==> flow/design.v <==
module finalproject(clk, rst, rows, LEDs, columns, signalout, ss1, ss2, ss3, ss4, ss5, ss6);
input [3:0] rows;  
input clk;  
input rst;  
output [9:0] LEDs;  
output [3:0] columns;  
output signalout;  
output [6:0] ss1, ss2, ss3, ss4, ss5, ss6;  
wire [31:0] countlow, counthigh;  
keypadwithtones kwt(.rows(rows), .clk(clk), .rst(rst), .LEDs(LEDs), .columns(columns), .countlow(countlow), .counthigh(counthigh));
rotatingdisplay rd(.clk(clk), .rst(rst), .ss1(ss1), .ss2(ss2), .ss3(ss3), .ss4(ss4), .ss5(ss5), .ss6(ss6));
toneprocessor tp(.clk(clk), .rst(rst), .countlow(countlow), .counthigh(counthigh), .signalout(signalout));
endmodule
module keypadwithtones(rows, clk, rst, LEDs, columns, countlow, counthigh);
input [3:0] rows; 
input clk;
input rst;
output [9:0] LEDs;
reg [9:0] LEDs;
output [3:0] columns;
reg [3:0] columns;
reg[2:0] progress, colprogress;   
reg [3:0] val1, val2;  
reg [15:0] button1, button2;  
reg [31:0] counter;  
output [31:0] countlow, counthigh;
reg [31:0] countlow, counthigh;
always @(posedge clk) begin  
if (rst) begin
LEDs = 10'b00_0000_0000;   
progress = 3'b000;  
colprogress = 3'b000;  
counter = 0;  
columns = 4'b1110;  
val1 = 4'b0000;
val2 = 4'b0000;
button1 = 16'h0000;
button2 = 16'h0000;
countlow = 1136;  
counthigh = 2272;
end else begin
case(progress) 
3'b000: begin  
case(columns)  
4'b1110: begin 
val1 = ~rows;  
button1 = val1;
columns = 4'b1101;  
end
4'b1101: begin
val1 = ~rows;  
button1 = button1 << 4;  
button1 = button1 + val1;  
columns = 4'b1011;  
end
4'b1011: begin 
val1 = ~rows;  
button1 = button1 << 4;  
button1 = button1 + val1;  
columns = 4'b0111;  
end
4'b0111: begin
val1 = ~rows;  
button1 = button1 << 4;  
button1 = button1 + val1;  
columns = 4'b1110;  
progress = 3'b001;  
end
endcase
end
3'b001: begin   
counter = counter + 1'b1;
if (counter >= 500) begin   
case(columns)  
4'b1110: begin
val2 = ~rows;
button2 = val2;
columns = 4'b1101;
end
4'b1101: begin
val2 = ~rows;
button2 = button2 << 4;
button2 = button2 + val2;
columns = 4'b1011;
end
4'b1011: begin
val2 = ~rows;
button2 = button2 << 4;
button2 = button2 + val2;
columns = 4'b0111;
end
4'b0111: begin
val2 = ~rows;
button2 = button2 << 4;
button2 = button2 + val2;
columns = 4'b1110;
counter = 0;
progress = 3'b010;
end
endcase
end
end
3'b010: begin   
if ((button1 == button2) && (button1 != 16'h0000)) begin  
case(button1)  
	16'h80: begin  
	countlow = 1136;
   counthigh = 2272;
	end
	16'h1: begin  
	LEDs = LEDs + 1'b1;
	countlow = 47755;
	counthigh = 95510;
	end
	16'h10: begin  
	LEDs = LEDs + 2'b10;
		countlow = 42565;
		counthigh = 85131;
	end
	16'h100: begin  
	LEDs = LEDs + 2'b11;
		countlow = 37921;
		counthigh = 75842;
	end
	16'h2: begin  
	LEDs = LEDs + 3'b100;
	countlow = 35803;
   counthigh = 71606;
	end
	16'h20: begin  
	LEDs = LEDs + 3'b101;
		countlow = 31888;
		counthigh = 63776;
	end
	16'h200: begin  
	LEDs = LEDs + 3'b110;
		countlow = 28409;
		counthigh = 56818;
	end
	16'h4: begin  
	LEDs = LEDs + 3'b111;
		countlow = 25390;
		counthigh = 50619;
	end
	16'h40: begin  
	LEDs = LEDs + 4'b1000;
		countlow = 23889;
		counthigh = 47778;
	end
	16'h400: begin  
	LEDs = LEDs + 4'b1001;
		countlow = 21282;
		counthigh = 42564;
	end
	16'h1000: begin  
	LEDs = LEDs + 4'b1010;
		countlow = 18960;
		counthigh = 37921;
	end
	16'h2000: begin  
	LEDs = LEDs + 4'b1011;
		countlow = 17896;
		counthigh = 35793;
	end
	16'h4000: begin  
	LEDs = LEDs + 4'b1100;
		countlow = 15943;
		counthigh = 31887;
	end
	16'h8000: begin  
	LEDs = LEDs + 4'b1101;
		countlow = 14204;
		counthigh = 28409;
	end
	16'h8: begin  
	LEDs = LEDs + 4'b1110;
		countlow = 12651;
		counthigh = 25303;
	end
	16'h800: begin  
	LEDs = LEDs + 4'b1111;
		countlow = 11944;
		counthigh = 23889;
	end
	endcase
progress = 3'b011;  
end else progress = 3'b000;  
end
3'b011: begin
counter = counter + 1'b1;
if (counter >= 5000) begin  
case(columns)  
4'b1110: begin
val2 = ~rows;
button2 = val2;
columns = 4'b1101;
end
4'b1101: begin
val2 = ~rows;
button2 = button2 << 4;
button2 = button2 + val2;
columns = 4'b1011;
end
4'b1011: begin
val2 = ~rows;
button2 = button2 << 4;
button2 = button2 + val2;
columns = 4'b0111;
end
4'b0111: begin
val2 = ~rows;
button2 = button2 << 4;
button2 = button2 + val2;
columns = 4'b1110;
counter = 0;
progress = 3'b100;
end
endcase
end
end
3'b100: begin
if (button2 == 16'h0000) begin  
progress = 3'b000;  
countlow = 1136;  
counthigh = 2272;
end else progress = 3'b011;  
end
endcase 
end
end
endmodule 
module toneprocessor(clk, rst, countlow, counthigh, signalout);
output signalout;
reg signalout;
input clk;
input rst;
input [31:0] countlow, counthigh;
reg [31:0] onesecond, mycounter;
reg [3:0] progress;
always@(posedge clk) begin
if (rst) begin
signalout=0;  
onesecond = 100000000;  
mycounter = 0;  
progress = 4'b0000;  
end else begin
case(progress)
default: begin              
			end
4'b0000: begin
	mycounter = mycounter + 1'b1;  
	if (mycounter < countlow) begin  
	signalout = 0;  
	end
	else begin
	progress = 4'b0001;  
	end
end
4'b0001: begin
	mycounter = mycounter + 1'b1;  
	if ((mycounter >= countlow) && (mycounter < counthigh)) begin 
	signalout = 1;  
	end
	else begin
	progress = 4'b0010;  
	end
end
4'b0010: begin
	mycounter = mycounter + 1'b1;  
	if (mycounter >= counthigh) begin  
	signalout = 0;  
	mycounter = 0;  
	end
	else begin
	progress = 4'b0000;  
	end
end
endcase
end
end
endmodule 
module rotatingdisplay(clk, rst, ss1, ss2, ss3, ss4, ss5, ss6);
input clk;  
input rst;
output reg [6:0] ss1, ss2, ss3, ss4, ss5, ss6;  
reg [31:0] counter;  
reg [6:0] g,e,r1,r2,i,f1,o,x,f2,a,l1,l2,two1,zero1,two2,zero2,start;  
always @(posedge clk) begin  
if (rst) begin
counter = 0;
start = 7'b0000000;
ss1 = 7'hFF;
ss2 = 7'hFF;
ss3 = 7'hFF;
ss4 = 7'hFF;
ss5 = 7'hFF;
ss6 = 7'hFF;
g = 7'b0010000;
e = 7'b0000110;
r1 = 7'b1001110;
r2 = 7'b1001110;
i = 7'b1111001;
f1 = 7'b0001110;
o = 7'b1000000;
x = 7'b0001001;
f2 = 7'b0001110;
a = 7'b0001000;
l1 = 7'b1000111;
l2 = 7'b1000111;
two1 = 7'b0100100;
zero1 = 7'b1000000;
two2 = 7'b0100100;
zero2 = 7'b1000000;
end else begin
counter = counter + 1'b1;
if (counter >= 50000) begin  
counter = 0;  
ss6 = ss5;
ss5 = ss4;
ss4 = ss3;
ss3 = ss2;
ss2 = ss1;
ss1 = g;  
start = g;
g = e;
e = r1;
r1 = r2;
r2 = i;
i = f1;
f1 = o;
o = x;
x = f2;
f2 = a;
a = l1;
l1 = l2;
l2 = two1;
two1 = zero1;
zero1 = two2;
two2 = zero2;
zero2 = start;
end
end
end
endmodule
Step by step through the tools: finalproject
Each step is given for the RTL above and for the edited RTL.
Lines under "orig" count in the file above, lines under "edited" in the edited file.
"delta": "edited" minus "orig" as printed here. "rel_change_pct": 100 x difference / "orig".
Operators carry their Yosys type and port widths (W data, S select, Z words).
Cell names lack the library's common part.
{"block": "inputs", "design": "finalproject", "clk_port": "clk", "cell_library": "sky130hd", "lib_corner": "tt_025C_1v80"}

Edit of the RTL
Unified diff, file above to edited file.
This change comes from a script, not from a designer. The edited design behaves differently; no optimisation was intended.
begin of diff
@@ -189,5 +189,5 @@
 3'b011: begin
 counter = counter + 1'b1;
-if (counter >= 5000) begin  
+if (counter == 5000) begin  
 case(columns)  
 4'b1110: begin
end of diff

Word level
Yosys after proc, flatten, opt, wreduce and memory -nomap, before mapping. Memory bits, and registers merged into a memory's read port (data or address), are not among the register bits. Print and check cells are not counted.
{"block": "classes", "element": "n_eq", "orig": 41, "edited": 42, "delta": 1, "rel_change_pct": 2.44}
{"block": "classes", "element": "n_mux", "orig": 40, "edited": 40, "delta": 0, "rel_change_pct": 0.00}
{"block": "classes", "element": "reduce_and_logical", "orig": 25, "edited": 25, "delta": 0, "rel_change_pct": 0.00}
{"block": "classes", "element": "n_cmp", "orig": 7, "edited": 6, "delta": -1, "rel_change_pct": -14.29}
{"block": "classes", "element": "bitwise", "orig": 1, "edited": 1, "delta": 0, "rel_change_pct": 0.00}
{"block": "classes", "element": "addsub", "orig": 20, "edited": 20, "delta": 0, "rel_change_pct": 0.00}
{"block": "op_table", "cell": "$ge A32 B13 Y1 const B", "orig": 1, "edited": 0, "delta": -1, "rel_change_pct": -100.00}
{"block": "op_table", "cell": "$eq A32 B13 Y1 const B", "orig": 0, "edited": 1, "delta": 1}
{"block": "op_table", "cell": "$ne A2 B1 Y1 const B", "orig": 10, "edited": 10, "delta": 0, "rel_change_pct": 0.00}
{"block": "op_table", "cell": "$add A10 B4 Y10 const B", "orig": 8, "edited": 8, "delta": 0, "rel_change_pct": 0.00}
{"block": "op_table", "cell": "$mux W32", "orig": 8, "edited": 8, "delta": 0, "rel_change_pct": 0.00}
{"block": "op_table", "cell": "$mux W3", "orig": 5, "edited": 5, "delta": 0, "rel_change_pct": 0.00}
{"block": "op_table", "cell": "$mux W4", "orig": 5, "edited": 5, "delta": 0, "rel_change_pct": 0.00}
{"block": "op_table", "cell": "$add A10 B3 Y10 const B", "orig": 4, "edited": 4, "delta": 0, "rel_change_pct": 0.00}
{"block": "op_table", "cell": "$pmux W32 S2", "orig": 4, "edited": 4, "delta": 0, "rel_change_pct": 0.00}
{"block": "op_table", "cell": "$reduce_bool A2 Y1", "orig": 4, "edited": 4, "delta": 0, "rel_change_pct": 0.00}
{"block": "op_table", "cell": "$add A32 B1 Y32 const B", "orig": 3, "edited": 3, "delta": 0, "rel_change_pct": 0.00}
{"block": "op_table", "cell": "$eq A4 B4 Y1 const B", "orig": 3, "edited": 3, "delta": 0, "rel_change_pct": 0.00}
{"block": "op_table", "cell": "$mux W1", "orig": 3, "edited": 3, "delta": 0, "rel_change_pct": 0.00}
{"block": "op_table", "cell": "$ne A2 B2 Y1 const B", "orig": 3, "edited": 3, "delta": 0, "rel_change_pct": 0.00}
{"block": "op_table", "cell": "$pmux W16 S2", "orig": 3, "edited": 3, "delta": 0, "rel_change_pct": 0.00}
{"block": "op_table", "cell": "$reduce_and A3 Y1", "orig": 3, "edited": 3, "delta": 0, "rel_change_pct": 0.00}
{"block": "op_table", "cell": "$reduce_and A4 Y1", "orig": 3, "edited": 3, "delta": 0, "rel_change_pct": 0.00}
{"block": "op_table", "cell": "$add A10 B2 Y10 const B", "orig": 2, "edited": 2, "delta": 0, "rel_change_pct": 0.00}
{"block": "op_table", "cell": "$add A16 B4 Y16", "orig": 2, "edited": 2, "delta": 0, "rel_change_pct": 0.00}
{"block": "op_table", "cell": "$eq A3 B2 Y1 const B", "orig": 2, "edited": 2, "delta": 0, "rel_change_pct": 0.00}
{"block": "op_table", "cell": "$ge A32 B32 Y1", "orig": 2, "edited": 2, "delta": 0, "rel_change_pct": 0.00}
{"block": "op_table", "cell": "$logic_and A1 B1 Y1", "orig": 2, "edited": 2, "delta": 0, "rel_change_pct": 0.00}
{"block": "op_table", "cell": "$lt A32 B32 Y1", "orig": 2, "edited": 2, "delta": 0, "rel_change_pct": 0.00}
{"block": "op_table", "cell": "$mux W16", "orig": 2, "edited": 2, "delta": 0, "rel_change_pct": 0.00}
{"block": "op_table", "cell": "$mux W2", "orig": 2, "edited": 2, "delta": 0, "rel_change_pct": 0.00}
{"block": "op_table", "cell": "$pmux W32 S16", "orig": 2, "edited": 2, "delta": 0, "rel_change_pct": 0.00}
{"block": "op_table", "cell": "$pmux W4 S3", "orig": 2, "edited": 2, "delta": 0, "rel_change_pct": 0.00}
{"block": "op_table", "cell": "$reduce_bool A3 Y1", "orig": 2, "edited": 2, "delta": 0, "rel_change_pct": 0.00}
Not every row of either side is listed.
{"block": "word_totals", "element": "in_bits", "orig": 6, "edited": 6, "delta": 0, "rel_change_pct": 0.00}
{"block": "word_totals", "element": "out_inout_bits", "orig": 57, "edited": 57, "delta": 0, "rel_change_pct": 0.00}
{"block": "word_totals", "element": "regBits", "orig": 368, "edited": 368, "delta": 0, "rel_change_pct": 0.00}
{"block": "word_totals", "element": "elab_cells", "orig": 168, "edited": 168, "delta": 0, "rel_change_pct": 0.00}

Logic depth
Longest topological path by Yosys (ltp), each cell counted once; first at word level (registers and memories cut), then after technology mapping (sequential cells cut; the memories' decode and read muxes count).
{"block": "depth", "element": "depth_word", "orig": 5, "edited": 5, "delta": 0, "rel_change_pct": 0.00}
{"block": "depth", "element": "abc_area", "orig": "0", "edited": "0"}
{"block": "depth", "element": "mapped_depth", "orig": 17, "edited": 17, "delta": 0, "rel_change_pct": 0.00}
{"block": "depth", "element": "mapped_depth_nobuf", "orig": 15, "edited": 16, "delta": 1, "rel_change_pct": 6.67}

Mapped cells and area
Source: synth_stat.txt of the flow (Yosys; design flattened, memories mapped). It holds for the ABC_AREA given above (unset counts as 0); a run with the other value may have another netlist.
{"block": "mapped", "element": "flip_flops", "orig": 328, "edited": 328, "delta": 0, "rel_change_pct": 0.00}
{"block": "mapped", "element": "buf_cells", "orig": 139, "edited": 148, "delta": 9, "rel_change_pct": 6.47}
{"block": "mapped", "element": "seq_area_um2", "orig": 6566.3, "edited": 6566.3, "delta": 0.0, "rel_change_pct": 0.00}
{"block": "mapped", "element": "cells", "orig": 2016, "edited": 2074, "delta": 58, "rel_change_pct": 2.88}
{"block": "mapped", "element": "yosys_area_um2", "orig": 16648.5, "edited": 16938.7, "delta": 290.2, "rel_change_pct": 1.74}
{"block": "types", "cell": "nand3_1", "orig": 146, "edited": 58, "delta": -88, "rel_change_pct": -60.27}
{"block": "types", "cell": "nor2_1", "orig": 234, "edited": 317, "delta": 83, "rel_change_pct": 35.47}
{"block": "types", "cell": "nor3_1", "orig": 57, "edited": 117, "delta": 60, "rel_change_pct": 105.26}
{"block": "types", "cell": "a21oi_1", "orig": 100, "edited": 156, "delta": 56, "rel_change_pct": 56.00}
{"block": "types", "cell": "o21ai_0", "orig": 82, "edited": 35, "delta": -47, "rel_change_pct": -57.32}
{"block": "types", "cell": "mux2i_1", "orig": 108, "edited": 86, "delta": -22, "rel_change_pct": -20.37}
{"block": "types", "cell": "clkbuf_1", "orig": 99, "edited": 81, "delta": -18, "rel_change_pct": -18.18}
{"block": "types", "cell": "buf_2", "orig": 20, "edited": 37, "delta": 17, "rel_change_pct": 85.00}
{"block": "types", "cell": "nand2b_1", "orig": 4, "edited": 17, "delta": 13, "rel_change_pct": 325.00}
{"block": "types", "cell": "buf_1", "orig": 11, "edited": 0, "delta": -11, "rel_change_pct": -100.00}
{"block": "types", "cell": "nor4_1", "orig": 36, "edited": 27, "delta": -9, "rel_change_pct": -25.00}
{"block": "types", "cell": "o22ai_1", "orig": 15, "edited": 6, "delta": -9, "rel_change_pct": -60.00}
{"block": "types", "cell": "a31o_2", "orig": 12, "edited": 3, "delta": -9, "rel_change_pct": -75.00}
{"block": "types", "cell": "buf_4", "orig": 8, "edited": 17, "delta": 9, "rel_change_pct": 112.50}
{"block": "types", "cell": "buf_6", "orig": 1, "edited": 10, "delta": 9, "rel_change_pct": 900.00}
{"block": "types", "cell": "xor2_1", "orig": 46, "edited": 39, "delta": -7, "rel_change_pct": -15.22}
{"block": "types", "cell": "and3_1", "orig": 22, "edited": 15, "delta": -7, "rel_change_pct": -31.82}
{"block": "types", "cell": "or3_1", "orig": 17, "edited": 23, "delta": 6, "rel_change_pct": 35.29}
Not every row of either side is listed.
The figures by module come from a second, unflattened synthesis with its own total; it is not the netlist above.
{"block": "hier_totals", "element": "hier_cells", "orig": 2144, "edited": 2179, "delta": 35, "rel_change_pct": 1.63}
{"block": "hier_totals", "element": "area_unflattened_um2", "orig": 18207.5, "edited": 18476.5, "delta": 269.0, "rel_change_pct": 1.48}
Rows give one instance, submodules left out.
{"block": "modules_orig", "mod": "rotatingdisplay", "n_inst": 1, "area_um2": 7502.2, "cells": 739}
{"block": "modules_orig", "mod": "keypadwithtones", "n_inst": 1, "area_um2": 7035.5, "cells": 908}
{"block": "modules_orig", "mod": "toneprocessor", "n_inst": 1, "area_um2": 3669.8, "cells": 497}
{"block": "modules_orig", "mod": "finalproject", "n_inst": 1, "area_um2": 0.0, "cells": 0}
{"block": "modules_edited", "mod": "rotatingdisplay", "n_inst": 1, "area_um2": 7502.2, "cells": 739}
{"block": "modules_edited", "mod": "keypadwithtones", "n_inst": 1, "area_um2": 7304.5, "cells": 943}
{"block": "modules_edited", "mod": "toneprocessor", "n_inst": 1, "area_um2": 3669.8, "cells": 497}
{"block": "modules_edited", "mod": "finalproject", "n_inst": 1, "area_um2": 0.0, "cells": 0}

Worst setup path after synthesis
Path of least setup slack by OpenSTA after synthesis, without wires, with an ideal clock, recovery checks aside; 20% of the period is set as input and as output delay. Where synthesis merged equal registers, the netlist keeps one of their names.
{"block": "synth_path", "element": "path_type", "orig": "register to register", "edited": "register to register"}
{"block": "synth_path", "element": "start", "orig": "reg tp.mycounter[0]", "edited": "reg tp.mycounter[0]"}
{"block": "synth_path", "element": "end", "orig": "reg tp.mycounter[21]", "edited": "reg tp.signalout"}
{"block": "synth_path", "element": "t_required_ps", "orig": 9926, "edited": 9928, "delta": 2, "rel_change_pct": 0.02}
{"block": "synth_path", "element": "setup_time_ps", "orig": 74, "edited": 72, "delta": -2}
{"block": "synth_path", "element": "driving_pins", "orig": 17, "edited": 15, "delta": -2, "rel_change_pct": -11.76}
{"block": "synth_path", "element": "slack_ps", "orig": 6359, "edited": 6260, "delta": -99}
{"block": "synth_path", "element": "arrival_time_ps", "orig": 3566, "edited": 3669, "delta": 103, "rel_change_pct": 2.89}
{"block": "synth_path", "element": "path_delay_ps", "orig": 3640, "edited": 3741, "delta": 101, "rel_change_pct": 2.77}
{"block": "synth_path", "element": "path_buffers", "orig": 2, "edited": 0, "delta": -2, "rel_change_pct": -100.00}
{"block": "synth_path", "element": "period_ps", "orig": 10000, "edited": 10000, "delta": 0, "rel_change_pct": 0.00}
{"block": "synth_path", "element": "synth_period_reached_ps", "orig": 3641, "edited": 3740, "delta": 99, "rel_change_pct": 2.72}
"path_delay_ps" = arrival - input delay + setup time.
"driving_pins" counts driving pins, that of a launching flip-flop among them; a cell with two outputs on the path counts twice.
"synth_period_reached_ps" is the clock period less the worst setup slack; recovery checks do not enter. This is arithmetic on one report: input and output delays are still those of the set period (20% each).
Between the ends stands the longest chain of elaborated cells between them, by number of cells; it is not shown to be the way that was timed. Of several equally long chains one is given.
Each line given opens the expression or statement behind the cell; cells for indexed reads and writes are added by Yosys, which also makes memories of some case tables.
A register here has more assigning lines than the two given.
{"block": "synth_via_orig", "cell_sequence": "dfxtp_1 -> ha_1 -> nand3_1 -> or3_1 -> clkbuf_1 -> nor2_1 -> xor2_1 -> ha_1 -> o21ai_0 -> a21oi_1 -> a221o_1 -> nand2_1 -> nand3_1 -> o31ai_1 -> clkbuf_1 -> nand3_1 -> a31oi_1", "elab_chain_len": 4}
{"block": "synth_rtl_orig", "element": "from (decl)", "line_no": 238, "rtl": "reg [31:0] onesecond, mycounter;"}
{"block": "synth_rtl_orig", "element": "from (assign)", "line_no": 251, "rtl": "mycounter = mycounter + 1'b1;"}
{"block": "synth_rtl_orig", "element": "from (assign)", "line_no": 260, "rtl": "mycounter = mycounter + 1'b1;"}
{"block": "synth_rtl_orig", "element": "$add A32 B1 Y32", "line_no": 269, "rtl": "mycounter = mycounter + 1'b1;"}
{"block": "synth_rtl_orig", "element": "$ge A32 B32 Y1", "line_no": 270, "rtl": "if (mycounter >= counthigh) begin"}
{"block": "synth_rtl_orig", "element": "$mux W32", "line_no": 270}
{"block": "synth_rtl_orig", "element": "$pmux W32 S2", "line_no": 247, "rtl": "case(progress)"}
{"block": "synth_rtl_orig", "element": "to (assign)", "line_no": 251}
{"block": "synth_rtl_orig", "element": "to (assign)", "line_no": 260}
{"block": "synth_rtl_orig", "element": "to (decl)", "line_no": 238}
{"block": "synth_via_edited", "cell_sequence": "dfxtp_1 -> ha_1 -> nand3_1 -> nor2_1 -> nand2_1 -> or4_1 -> xnor2_1 -> ha_1 -> a211o_1 -> o221ai_1 -> a21oi_1 -> or3_1 -> or3b_2 -> o21bai_1 -> a2bb2oi_1", "elab_chain_len": 5}
{"block": "synth_rtl_edited", "element": "from (decl)", "line_no": 238, "rtl": "reg [31:0] onesecond, mycounter;"}
{"block": "synth_rtl_edited", "element": "from (assign)", "line_no": 251, "rtl": "mycounter = mycounter + 1'b1;"}
{"block": "synth_rtl_edited", "element": "from (assign)", "line_no": 260, "rtl": "mycounter = mycounter + 1'b1;"}
{"block": "synth_rtl_edited", "element": "$add A32 B1 Y32", "line_no": 260}
{"block": "synth_rtl_edited", "element": "$ge A32 B32 Y1", "line_no": 261, "rtl": "if ((mycounter >= countlow) && (mycounter < counthigh)) begin"}
{"block": "synth_rtl_edited", "element": "$logic_and A1 B1 Y1", "line_no": 261}
{"block": "synth_rtl_edited", "element": "$mux W1", "line_no": 261}
{"block": "synth_rtl_edited", "element": "$pmux W1 S3", "line_no": 247, "rtl": "case(progress)"}
{"block": "synth_rtl_edited", "element": "to (assign)", "line_no": 242, "rtl": "signalout=0;"}
{"block": "synth_rtl_edited", "element": "to (assign)", "line_no": 253, "rtl": "signalout = 0;"}
{"block": "synth_rtl_edited", "element": "to (decl)", "line_no": 233, "rtl": "output signalout;"}

Timing after layout
From the final timing report of the runs of set A: the path of least setup slack in the routed layout; clock arrival at registers is part of the times.
The path's times are printed in steps of 10 ps; the period is the one set.
{"block": "layout_path", "element": "path_type", "orig": "register to register", "edited": "register to register"}
{"block": "layout_path", "element": "start", "orig": "reg rd.counter[0]", "edited": "reg tp.mycounter[0]"}
{"block": "layout_path", "element": "end", "orig": "reg rd.zero1[3]", "edited": "reg tp.mycounter[5]"}
{"block": "layout_path", "element": "period_ps", "orig": 10000, "edited": 10000, "delta": 0, "rel_change_pct": 0.00}
{"block": "layout_path", "element": "t_required_ps", "orig": 10470, "edited": 10460, "delta": -10, "rel_change_pct": -0.10}
{"block": "layout_path", "element": "slack_ps", "orig": 5620, "edited": 5200, "delta": -420}
{"block": "layout_path", "element": "path_buffers", "orig": 2, "edited": 0, "delta": -2, "rel_change_pct": -100.00}
{"block": "layout_path", "element": "driving_pins", "orig": 12, "edited": 15, "delta": 3, "rel_change_pct": 25.00}
{"block": "layout_path", "element": "setup_time_ps", "orig": 70, "edited": 90, "delta": 20}
{"block": "layout_path", "element": "arrival_time_ps", "orig": 4850, "edited": 5270, "delta": 420, "rel_change_pct": 8.66}
Between the ends stands the longest chain of elaborated cells between them, by number of cells; it is not shown to be the way that was timed. Of several equally long chains one is given.
A register here has more assigning lines than the two given.
{"block": "layout_via_orig", "cell_sequence": "dfxtp_1 -> ha_1 -> nand4_1 -> nor3_1 -> nand3_1 -> o22a_1 -> o22ai_1 -> o21ai_4 -> buf_4 -> nor2_4 -> buf_4 -> mux2i_1", "elab_chain_len": 2}
{"block": "layout_rtl_orig", "element": "from (decl)", "line_no": 286, "rtl": "reg [31:0] counter;"}
{"block": "layout_rtl_orig", "element": "from (assign)", "line_no": 290, "rtl": "counter = 0;"}
{"block": "layout_rtl_orig", "element": "from (assign)", "line_no": 315, "rtl": "counter = counter + 1'b1;"}
{"block": "layout_rtl_orig", "element": "$add A32 B1 Y32", "line_no": 315}
{"block": "layout_rtl_orig", "element": "$ge A32 B16 Y1", "line_no": 316, "rtl": "if (counter >= 50000) begin"}
{"block": "layout_rtl_orig", "element": "to (assign)", "line_no": 311, "rtl": "zero1 = 7'b1000000;"}
{"block": "layout_rtl_orig", "element": "to (assign)", "line_no": 338, "rtl": "zero1 = two2;"}
{"block": "layout_rtl_orig", "element": "to (decl)", "line_no": 287, "rtl": "reg [6:0] g,e,r1,r2,i,f1,o,x,f2,a,l1,l2,two1,zero1,two2,zero2,start;"}
{"block": "layout_via_edited", "cell_sequence": "dfxtp_1 -> ha_1 -> nand3_1 -> nor2_1 -> nand2_1 -> or4_1 -> xnor2_1 -> ha_1 -> o21a_1 -> o221ai_1 -> a21oi_1 -> or3_1 -> o31ai_4 -> nand2_2 -> a211oi_1", "elab_chain_len": 4}
{"block": "layout_rtl_edited", "element": "from (decl)", "line_no": 238, "rtl": "reg [31:0] onesecond, mycounter;"}
{"block": "layout_rtl_edited", "element": "from (assign)", "line_no": 251, "rtl": "mycounter = mycounter + 1'b1;"}
{"block": "layout_rtl_edited", "element": "from (assign)", "line_no": 260, "rtl": "mycounter = mycounter + 1'b1;"}
{"block": "layout_rtl_edited", "element": "$add A32 B1 Y32", "line_no": 269, "rtl": "mycounter = mycounter + 1'b1;"}
{"block": "layout_rtl_edited", "element": "$ge A32 B32 Y1", "line_no": 270, "rtl": "if (mycounter >= counthigh) begin"}
{"block": "layout_rtl_edited", "element": "$mux W32", "line_no": 270}
{"block": "layout_rtl_edited", "element": "$pmux W32 S2", "line_no": 247, "rtl": "case(progress)"}
{"block": "layout_rtl_edited", "element": "to (assign)", "line_no": 251}
{"block": "layout_rtl_edited", "element": "to (assign)", "line_no": 260}
{"block": "layout_rtl_edited", "element": "to (decl)", "line_no": 238}

Layout results
Both versions went through the flow (Yosys, OpenROAD) with the same settings in each pair. Constraints: input delay and output delay 20% of the set period each, output load 0.01 pF.
{"block": "settings_set_A", "CORE_UTILIZATION": 40, "period_ns": 10.0, "CAP_MARGIN": 20, "CORE_MARGIN": 2, "SLEW_MARGIN": 20}
{"block": "measured_set_A", "element": "final_setup_ws_ps", "orig": 5623, "edited": 5197, "delta": -426}
{"block": "measured_set_A", "element": "synthesis_area_um2", "orig": 16648.5, "edited": 16938.7, "delta": 290.2, "rel_change_pct": 1.74}
{"block": "measured_set_A", "element": "total_power_w", "orig": 0.003221, "edited": 0.003483, "delta": 0.000262, "rel_change_pct": 8.13}
{"block": "measured_set_A", "element": "hold_ws_ps", "orig": 451, "edited": 456, "delta": 5}
{"block": "measured_set_A", "element": "utilization_pct", "orig": 46.0, "edited": 45.3, "delta": -0.7}
{"block": "measured_set_A", "element": "timing.achieved_period_ps", "orig": 4377, "edited": 4803, "delta": 426, "rel_change_pct": 9.73}
{"block": "measured_set_A", "element": "cell_area_final_um2", "orig": 18811.8, "edited": 18966.9, "delta": 155.1, "rel_change_pct": 0.82}
{"block": "measured_set_A", "element": "die_um2", "orig": 43268.2, "edited": 44009.7, "delta": 741.5, "rel_change_pct": 1.71}
{"block": "measured_set_A", "element": "setupTns_ps", "orig": 0, "edited": 0, "delta": 0}
{"block": "settings_set_B", "CAP_MARGIN": 0, "CELL_PAD_IN_SITES_GLOBAL_PLACEMENT": 2, "CORE_UTILIZATION": 38, "CTS_CLUSTER_DIAMETER": 73, "MAX_ROUTING_LAYER": "met4", "MIN_ROUTING_LAYER": "met1", "PLACE_DENSITY_LB_ADDON": 0.28, "period_ns": 3.08, "CORE_MARGIN": 2, "SLEW_MARGIN": 20}
{"block": "measured_set_B", "element": "final_setup_ws_ps", "orig": -147, "edited": -277, "delta": -130}
{"block": "measured_set_B", "element": "synthesis_area_um2", "orig": 16648.5, "edited": 16938.7, "delta": 290.2, "rel_change_pct": 1.74}
{"block": "measured_set_B", "element": "total_power_w", "orig": 0.011279, "edited": 0.012523, "delta": 0.001244, "rel_change_pct": 11.03}
{"block": "measured_set_B", "element": "hold_ws_ps", "orig": 456, "edited": 456, "delta": 0}
{"block": "measured_set_B", "element": "utilization_pct", "orig": 51.1, "edited": 55.4, "delta": 4.3}
{"block": "measured_set_B", "element": "timing.achieved_period_ps", "orig": 3227, "edited": 3357, "delta": 130, "rel_change_pct": 4.03}
{"block": "measured_set_B", "element": "cell_area_final_um2", "orig": 22079.9, "edited": 24444.7, "delta": 2364.8, "rel_change_pct": 10.71}
{"block": "measured_set_B", "element": "die_um2", "orig": 45501.2, "edited": 46280.9, "delta": 779.7, "rel_change_pct": 1.71}
{"block": "measured_set_B", "element": "setupTns_ps", "orig": -3246, "edited": -12107, "delta": -8861}
"timing.achieved_period_ps" is the run's clock period less its worst setup slack. It is reckoned from that one timing run; input and output delays stay at 20% of the period that was set.
"total_power_w" rests on the timing tool's default activity at the inputs, not on a simulated workload.
